==> flow/design.v <==
module APB_master(input Transfer,               
                  input Wr_Rd,                  
                  input [4:0] Address,          
                  input [31:0] write_data,      
                  output reg [31:0] read_data,  
                  input PCLK,                   
                  input PRESETn,                
                  input PREADY,                 
                  input [31:0] PRDATA,          
                  input PSLVERR,                
                  output [4:0] PADDR,           
                  output PSELx,                 
                  output PENABLE,               
                  output PWRITE,                
                  output [31:0] PWDATA);        
    parameter IDLE = 2'b00, SETUP = 2'b01, ACCESS = 2'b10;
    (* fsm_encoding = "none" *) reg [1:0] ps;
    reg [1:0] ns;
    reg [4:0]  paddr_q;
    reg        pwrite_q;
    reg [31:0] pwdata_q;
    wire setup_open = PRESETn && Transfer && (ps == SETUP);
    always @(posedge PCLK) begin
        if (!PRESETn)
            ps <= IDLE;
        else
            ps <= ns;
    end
    always @(*) begin
        if (!PRESETn  || !Transfer)
            ns = IDLE;
        else
        begin
            case (ps)
                IDLE:    ns = SETUP;
                SETUP:   ns = PSLVERR ? IDLE : ACCESS;
                ACCESS:  ns = PSLVERR ? IDLE : (PREADY ? SETUP : ACCESS);
                default: ns = IDLE;
            endcase
        end
    end
    assign PSELx   = (ps == SETUP) || (ps == ACCESS);
    assign PENABLE = (ps == ACCESS);
    always @(posedge PCLK) begin
        if (setup_open) begin
            paddr_q  <= Address;
            pwrite_q <= Wr_Rd;
            if (Wr_Rd)
                pwdata_q <= write_data;
        end
    end
    assign PADDR  = setup_open ? Address : paddr_q;
    assign PWRITE = setup_open ? Wr_Rd   : pwrite_q;
    assign PWDATA = (setup_open && Wr_Rd) ? write_data : pwdata_q;
    always @(posedge PCLK) begin
        if (PRESETn && PSELx && PENABLE && PREADY && !PSLVERR && !PWRITE)
            read_data <= PRDATA;
    end
endmodule
module APB_slave(input PCLK,                
                 input PRESETn,             
                 input [4:0] PADDR,         
                 input PSELx,               
                 input PENABLE,             
                 input PWRITE,              
                 input [31:0]PWDATA,        
                 output PREADY,             
                 output [31:0] PRDATA,      
                 output PSLVERR);           
    reg [31:0] mem [0:31];  
    assign PREADY  = PRESETn && PSELx && PENABLE;
    assign PSLVERR = 1'b0;
    always @(posedge PCLK) begin
        if (PRESETn && PSELx && PENABLE && PWRITE)
            mem[PADDR] <= PWDATA;
    end
    assign PRDATA = mem[PADDR];
endmodule
module APB_top(input PCLK,
               input PRESETn,
               input Transfer,
               input Wr_Rd,
               input [4:0] Address,
               input [31:0] write_data,
               output [31:0] read_data);
    wire [4:0] PADDR;
    wire [31:0] PWDATA,PRDATA;
    wire PSELx,PENABLE,PWRITE,PREADY,PSLVERR;
    APB_master Design_master(Transfer,Wr_Rd,Address,write_data,read_data,PCLK,PRESETn,PREADY,PRDATA,PSLVERR,PADDR,PSELx,PENABLE,PWRITE,PWDATA);
    APB_slave Design_slave(PCLK,PRESETn,PADDR,PSELx,PENABLE,PWRITE,PWDATA,PREADY,PRDATA,PSLVERR);
endmodule
---- Reports on APB_top ----
What the tools print for APB_top, step after step.
Lines are those of the file above, counted from 1.
Cell names lack the library's common part.
Not given: -
inputs
  design top .............................. APB_top
  clock input ............................. PCLK
  cell library ............................ sky130hd
  corner .................................. tt_025C_1v80

---- Word-level counts ----
Source: Yosys, flattened and elaborated, memories not mapped. Widths are those after wreduce. Print and check cells do not count. Equal cells are merged and count once.
Memory sizes are those after Yosys's memory passes, which may raise the word count (mostly to a power of two), join words into wider ones and drop unused or constant bits.
word-level totals
  bits of input ports ..................... 41
  elaborated cells ........................ 31
  bits in writable memories ............... 1024
  register bits ........................... 40
  output and inout bits ................... 32
  clocked read ports x word width ......... 32
  memories ................................ 1
memories
  memory            depth  width  rd ports  write ports  RTL line  RTL
  Design_slave.mem  32     32     1         1            70        reg [31:0] mem [0:31];
cells by class
  bitwise logic cells ..................... 1
  reduce/logical cells .................... 15
  muxes and demuxes ....................... 8
  eq/ne operators ......................... 2
operator list
  cell                                                                    count
  32-bit two-way mux                                                      2
  5-bit two-way mux                                                       2
  1-bit logical AND                                                       7
  2-bit parallel mux with 3-bit select                                    1
  1-bit zero test                                                         3
  1-bit logical OR                                                        2
  2-bit by 1-bit equality test with 1-bit output (second input constant)  1
  2-bit equality test (second input constant)                             1
  2-bit zero test                                                         1
  2-bit AND reduction                                                     1
  2-bit OR reduction                                                      1
  2-bit two-way mux                                                       1
  1-bit two-way mux                                                       2
  1-bit NOT                                                               1

---- Depth ----
Depth = most cells in a row (Yosys ltp): at word level without a register or memory, in the mapped netlist without a sequential cell, where the memories' decode and read muxes count.
depth
  word-level depth ........................ 6
  ABC_AREA ................................ 0
  mapped depth ............................ 10
  depth with buffers taken out ............ 7

---- Netlist ----
Source: synth_stat.txt of the flow (Yosys; design flattened, memories mapped). It holds for the ABC_AREA given above (unset counts as 0); a run with the other value may have another netlist.
cells by type
  cell type  count  area in all (um^2)
  edfxtp_1   1088   3.27E+04
  mux4_2     141    3.18E+03
  nand2_1    356    1.34E+03
  a21oi_1    241    1.21E+03
  a22oi_1    115    863.328
  nand3_1    121    605.581
  mux2_2     33     371.606
  buf_2      67     335.322
  nand4_1    32     200.192
  clkbuf_1   46     172.666
  dfxtp_1    8      160.154
  nor2_1     34     127.622
  buf_4      12     90.086
  mux2i_4    4      90.086
  and2_1     8      50.048
  nor2b_1    6      37.536
  nor3_1     7      35.034
  buf_6      3      33.782
Other cell types: 6; their cells: 16.
mapped netlist
  sequential area ......................... 0.0328315 mm^2
  flip-flops .............................. 1096
  buffer cells ............................ 134
  cell area after synthesis ............... 0.0416524 mm^2
  mapped cells ............................ 2338
The figures by module come from a second, unflattened synthesis with its own total; it is not the netlist above.
unflattened totals
  cells (unflattened synthesis) ........... 2213
  area (unflattened synthesis) ............ 0.041934 mm^2
Each row is one instance without its submodules.
by module
  module      cells  times used  seq. area (mm^2)  area (mm^2)
  APB_slave   2081   1           0.0307495         0.0391238
  APB_master  132    1           0.002082          0.0028102
  APB_top     0      1           0                 0

---- Path before layout ----
Path of least setup slack by OpenSTA after synthesis, without wires, with an ideal clock, recovery checks aside; 20% of the period is set as input and as output delay. Where synthesis merged equal registers, the netlist keeps one of their names.
timing path post-synthesis
  kind .................................... in2reg
  start ................................... input port PRESETn
  end ..................................... memory Design_slave.mem[0][0]
  data required time ...................... 4579 ps
  library setup time ...................... 421 ps
  data arrival time ....................... 3713 ps
  stages on the path ...................... 8
  slack ................................... 866 ps
  time at the first pin ................... 1000 ps
  path delay .............................. 3134 ps
  buffers on the path ..................... 4
  clock period ............................ 5000 ps
  external input delay .................... 1000 ps
  synthesis period reached ................ 4134 ps
"path delay" = arrival - input delay + setup time.
"stages on the path" counts driving pins, that of a launching flip-flop among them; a cell with two outputs on the path counts twice.
"synthesis period reached" is the clock period less the worst setup slack; recovery checks do not enter. This is arithmetic on one report: input and output delays are still those of the set period (20% each).
Between the ends stands the longest chain of elaborated cells between them, by number of cells; it is not shown to be the way that was timed. Of several equally long chains one is given.
A line is the first line of the expression or statement that the cell stems from. Yosys adds cells for indexed reads and writes and turns some case tables into memories.
The path ends at the enable pin of a flip-flop; only ways to that pin are counted.
on the way, post-synthesis
  cells stage by stage .................... nand4b_4 mux2i_4 buf_6 buf_6 buf_4 buf_2 nand2_1 nor2_1
  cells in the longest elaborated chain ... 5
  elaborated cells between the ends (all ways) .. 9
  classes of those cells .................. mux: 4; reduce/logical: 5
ends and longest elaborated chain, post-synthesis
  element               RTL line  RTL
  start: declaration    80        input PRESETn,
  1-bit logical AND x2  22        wire setup_open = PRESETn && Transfer && (ps == SETUP);
  1-bit two-way mux     53        assign PWRITE = setup_open ? Wr_Rd   : pwrite_q;
  1-bit logical AND     74        if (PRESETn && PSELx && PENABLE && PWRITE)
  5-bit two-way mux     74
  end: declaration      70        reg [31:0] mem [0:31];

---- Path in the finished layout ----
From the final timing report of record 1: the path of least setup slack in the routed layout; clock arrival at registers is part of the times.
The report prints the path's times to 10 ps; the period is as set.
timing path after layout
  kind .................................... in2reg
  start ................................... input port PRESETn
  end ..................................... memory Design_slave.mem[25][3]
  clock period ............................ 5000 ps
  data required time ...................... 5320 ps
  external input delay .................... 1000 ps
  time at the first pin ................... 1000 ps
  library setup time ...................... 350 ps
  buffers on the path ..................... 3
  slack ................................... 1090 ps
  data arrival time ....................... 4240 ps
  stages on the path ...................... 8
Between the ends stands the longest chain of elaborated cells between them, by number of cells; it is not shown to be the way that was timed. Of several equally long chains one is given.
The path ends at the enable pin of a flip-flop; only ways to that pin are counted.
on the way, after layout
  cells stage by stage .................... clkdlybuf4s50_1 nand4b_4 mux2_8 nor2_1 nand2_1 buf_4 nor2_4 buf_4
  cells in the longest elaborated chain ... 5
  elaborated cells between the ends (all ways) .. 9
  classes of those cells .................. mux: 4; reduce/logical: 5
ends and longest elaborated chain, after layout
  element               RTL line  RTL
  start: declaration    80        input PRESETn,
  1-bit logical AND x2  22        wire setup_open = PRESETn && Transfer && (ps == SETUP);
  1-bit two-way mux     53        assign PWRITE = setup_open ? Wr_Rd   : pwrite_q;
  1-bit logical AND     74        if (PRESETn && PSELx && PENABLE && PWRITE)
  5-bit two-way mux     74
  end: declaration      70        reg [31:0] mem [0:31];

Subject: flow runs of APB_top

Hi,

Record of 4 stored runs of the RTL-to-layout flow on APB_top, platform sky130hd. The runs are unordered. Constraints: input delay and output delay 20% of the set period each, output load 0.01 pF.
"total power of the final layout": no workload was simulated; the value follows from the tool's default switching activity.

======== record 1 ========
==> flow/run.sh <==
#!/bin/bash
# the make line also repeats the synthesis and layout settings of config.mk as NAME=value (left out here)
make -C /OpenROAD-flow-scripts/flow DESIGN_CONFIG=/design/flow/config.mk WORK_HOME=/design/flow/orfs CLKGATE_MAP_FILE= finish
==> flow/config.mk <==
export PLATFORM = sky130hd
export DESIGN_NAME = APB_top
export DESIGN_NICKNAME = APB_top
export VERILOG_FILES = /design/flow/design.v
export SDC_FILE = /design/flow/constraint.sdc
export NUM_CORES = 4
export LEC_CHECK = 0
export CAP_MARGIN = 20
export CELL_PAD_IN_SITES_DETAIL_PLACEMENT = 1
export CORE_MARGIN = 2
export CORE_UTILIZATION = 40
export GPL_ROUTABILITY_DRIVEN = 0
export MAX_ROUTING_LAYER = met4
export PLACE_DENSITY = 0.6
export SLEW_MARGIN = 20
==> flow/constraint.sdc <==
create_clock -name core_clock -period 5.0 [get_ports {PCLK}]
set_input_delay 1.0000 -clock core_clock [delete_from_list [all_inputs] [get_ports {PCLK}]]
set_output_delay 1.0000 -clock core_clock [all_outputs]
set_load 0.01 [all_outputs]

-------- measured, record 1 --------
  full die area ........................... 0.10673 mm^2
  standard-cell area after layout ......... 0.0485153 mm^2
  lowest setup slack ...................... 1085 ps
  worst hold slack in the final report .... 474 ps
  cell area after synthesis ............... 0.0416524 mm^2
  total power of the final layout ......... 21.406 mW

======== record 2 ========
==> flow/run.sh <==
#!/bin/bash
# the make line also repeats the synthesis and layout settings of config.mk as NAME=value (left out here)
make -C /OpenROAD-flow-scripts/flow DESIGN_CONFIG=/design/flow/config.mk WORK_HOME=/design/flow/orfs CLKGATE_MAP_FILE= finish
==> flow/config.mk <==
export PLATFORM = sky130hd
export DESIGN_NAME = APB_top
export DESIGN_NICKNAME = APB_top
export VERILOG_FILES = /design/flow/design.v
export SDC_FILE = /design/flow/constraint.sdc
export NUM_CORES = 4
export LEC_CHECK = 0
export CAP_MARGIN = 20
export CORE_MARGIN = 2
export CORE_UTILIZATION = 40
export CTS_CLUSTER_SIZE = 57
export MAX_ROUTING_LAYER = met4
export MIN_ROUTING_LAYER = met2
export SLEW_MARGIN = 20
export TNS_END_PERCENT = 60
==> flow/constraint.sdc <==
create_clock -name core_clock -period 3.9 [get_ports {PCLK}]
set_input_delay 0.7800 -clock core_clock [delete_from_list [all_inputs] [get_ports {PCLK}]]
set_output_delay 0.7800 -clock core_clock [all_outputs]
set_load 0.01 [all_outputs]

-------- measured, record 2 --------
  full die area ........................... 0.10673 mm^2
  standard-cell area after layout ......... 0.0491346 mm^2
  lowest setup slack ...................... 619 ps
  worst hold slack in the final report .... 502 ps
  cell area after synthesis ............... 0.0416524 mm^2
  total power of the final layout ......... 27.351 mW

======== record 3 ========
==> flow/run.sh <==
#!/bin/bash
# the make line also repeats the synthesis and layout settings of config.mk as NAME=value (left out here)
make -C /OpenROAD-flow-scripts/flow DESIGN_CONFIG=/design/flow/config.mk WORK_HOME=/design/flow/orfs CLKGATE_MAP_FILE= finish
==> flow/config.mk <==
export PLATFORM = sky130hd
export DESIGN_NAME = APB_top
export DESIGN_NICKNAME = APB_top
export VERILOG_FILES = /design/flow/design.v
export SDC_FILE = /design/flow/constraint.sdc
export NUM_CORES = 4
export LEC_CHECK = 0
export CAP_MARGIN = 20
export CELL_PAD_IN_SITES_DETAIL_PLACEMENT = 1
export CORE_ASPECT_RATIO = 1.03
export CORE_MARGIN = 2
export CORE_UTILIZATION = 40
export CTS_CLUSTER_SIZE = 57
export GPL_ROUTABILITY_DRIVEN = 0
export MAX_ROUTING_LAYER = met4
export MIN_ROUTING_LAYER = met2
export SLEW_MARGIN = 20
export TNS_END_PERCENT = 80
==> flow/constraint.sdc <==
create_clock -name core_clock -period 3.9 [get_ports {PCLK}]
set_input_delay 0.7800 -clock core_clock [delete_from_list [all_inputs] [get_ports {PCLK}]]
set_output_delay 0.7800 -clock core_clock [all_outputs]
set_load 0.01 [all_outputs]

-------- measured, record 3 --------
  full die area ........................... 0.10673 mm^2
  standard-cell area after layout ......... 0.0491609 mm^2
  lowest setup slack ...................... 587 ps
  worst hold slack in the final report .... 495 ps
  cell area after synthesis ............... 0.0416524 mm^2
  total power of the final layout ......... 27.679 mW

======== record 4 ========
==> flow/run.sh <==
#!/bin/bash
# the make line also repeats the synthesis and layout settings of config.mk as NAME=value (left out here)
make -C /OpenROAD-flow-scripts/flow DESIGN_CONFIG=/design/flow/config.mk WORK_HOME=/design/flow/orfs CLKGATE_MAP_FILE= finish
==> flow/config.mk <==
export PLATFORM = sky130hd
export DESIGN_NAME = APB_top
export DESIGN_NICKNAME = APB_top
export VERILOG_FILES = /design/flow/design.v
export SDC_FILE = /design/flow/constraint.sdc
export NUM_CORES = 4
export LEC_CHECK = 0
export CAP_MARGIN = 20
export CORE_MARGIN = 10
export CORE_UTILIZATION = 63
export CTS_CLUSTER_DIAMETER = 355
export GPL_ROUTABILITY_DRIVEN = 0
export MIN_ROUTING_LAYER = met2
export SETUP_SLACK_MARGIN = -0.21
export SLEW_MARGIN = 20
==> flow/constraint.sdc <==
create_clock -name core_clock -period 3.27 [get_ports {PCLK}]
set_input_delay 0.6540 -clock core_clock [delete_from_list [all_inputs] [get_ports {PCLK}]]
set_output_delay 0.6540 -clock core_clock [all_outputs]
set_load 0.01 [all_outputs]

-------- measured, record 4 --------
  full die area ........................... 0.076801 mm^2
  standard-cell area after layout ......... 0.0492785 mm^2
  lowest setup slack ...................... 289 ps
  worst hold slack in the final report .... 489 ps
  cell area after synthesis ............... 0.0416524 mm^2
  total power of the final layout ......... 32.475 mW

Regards
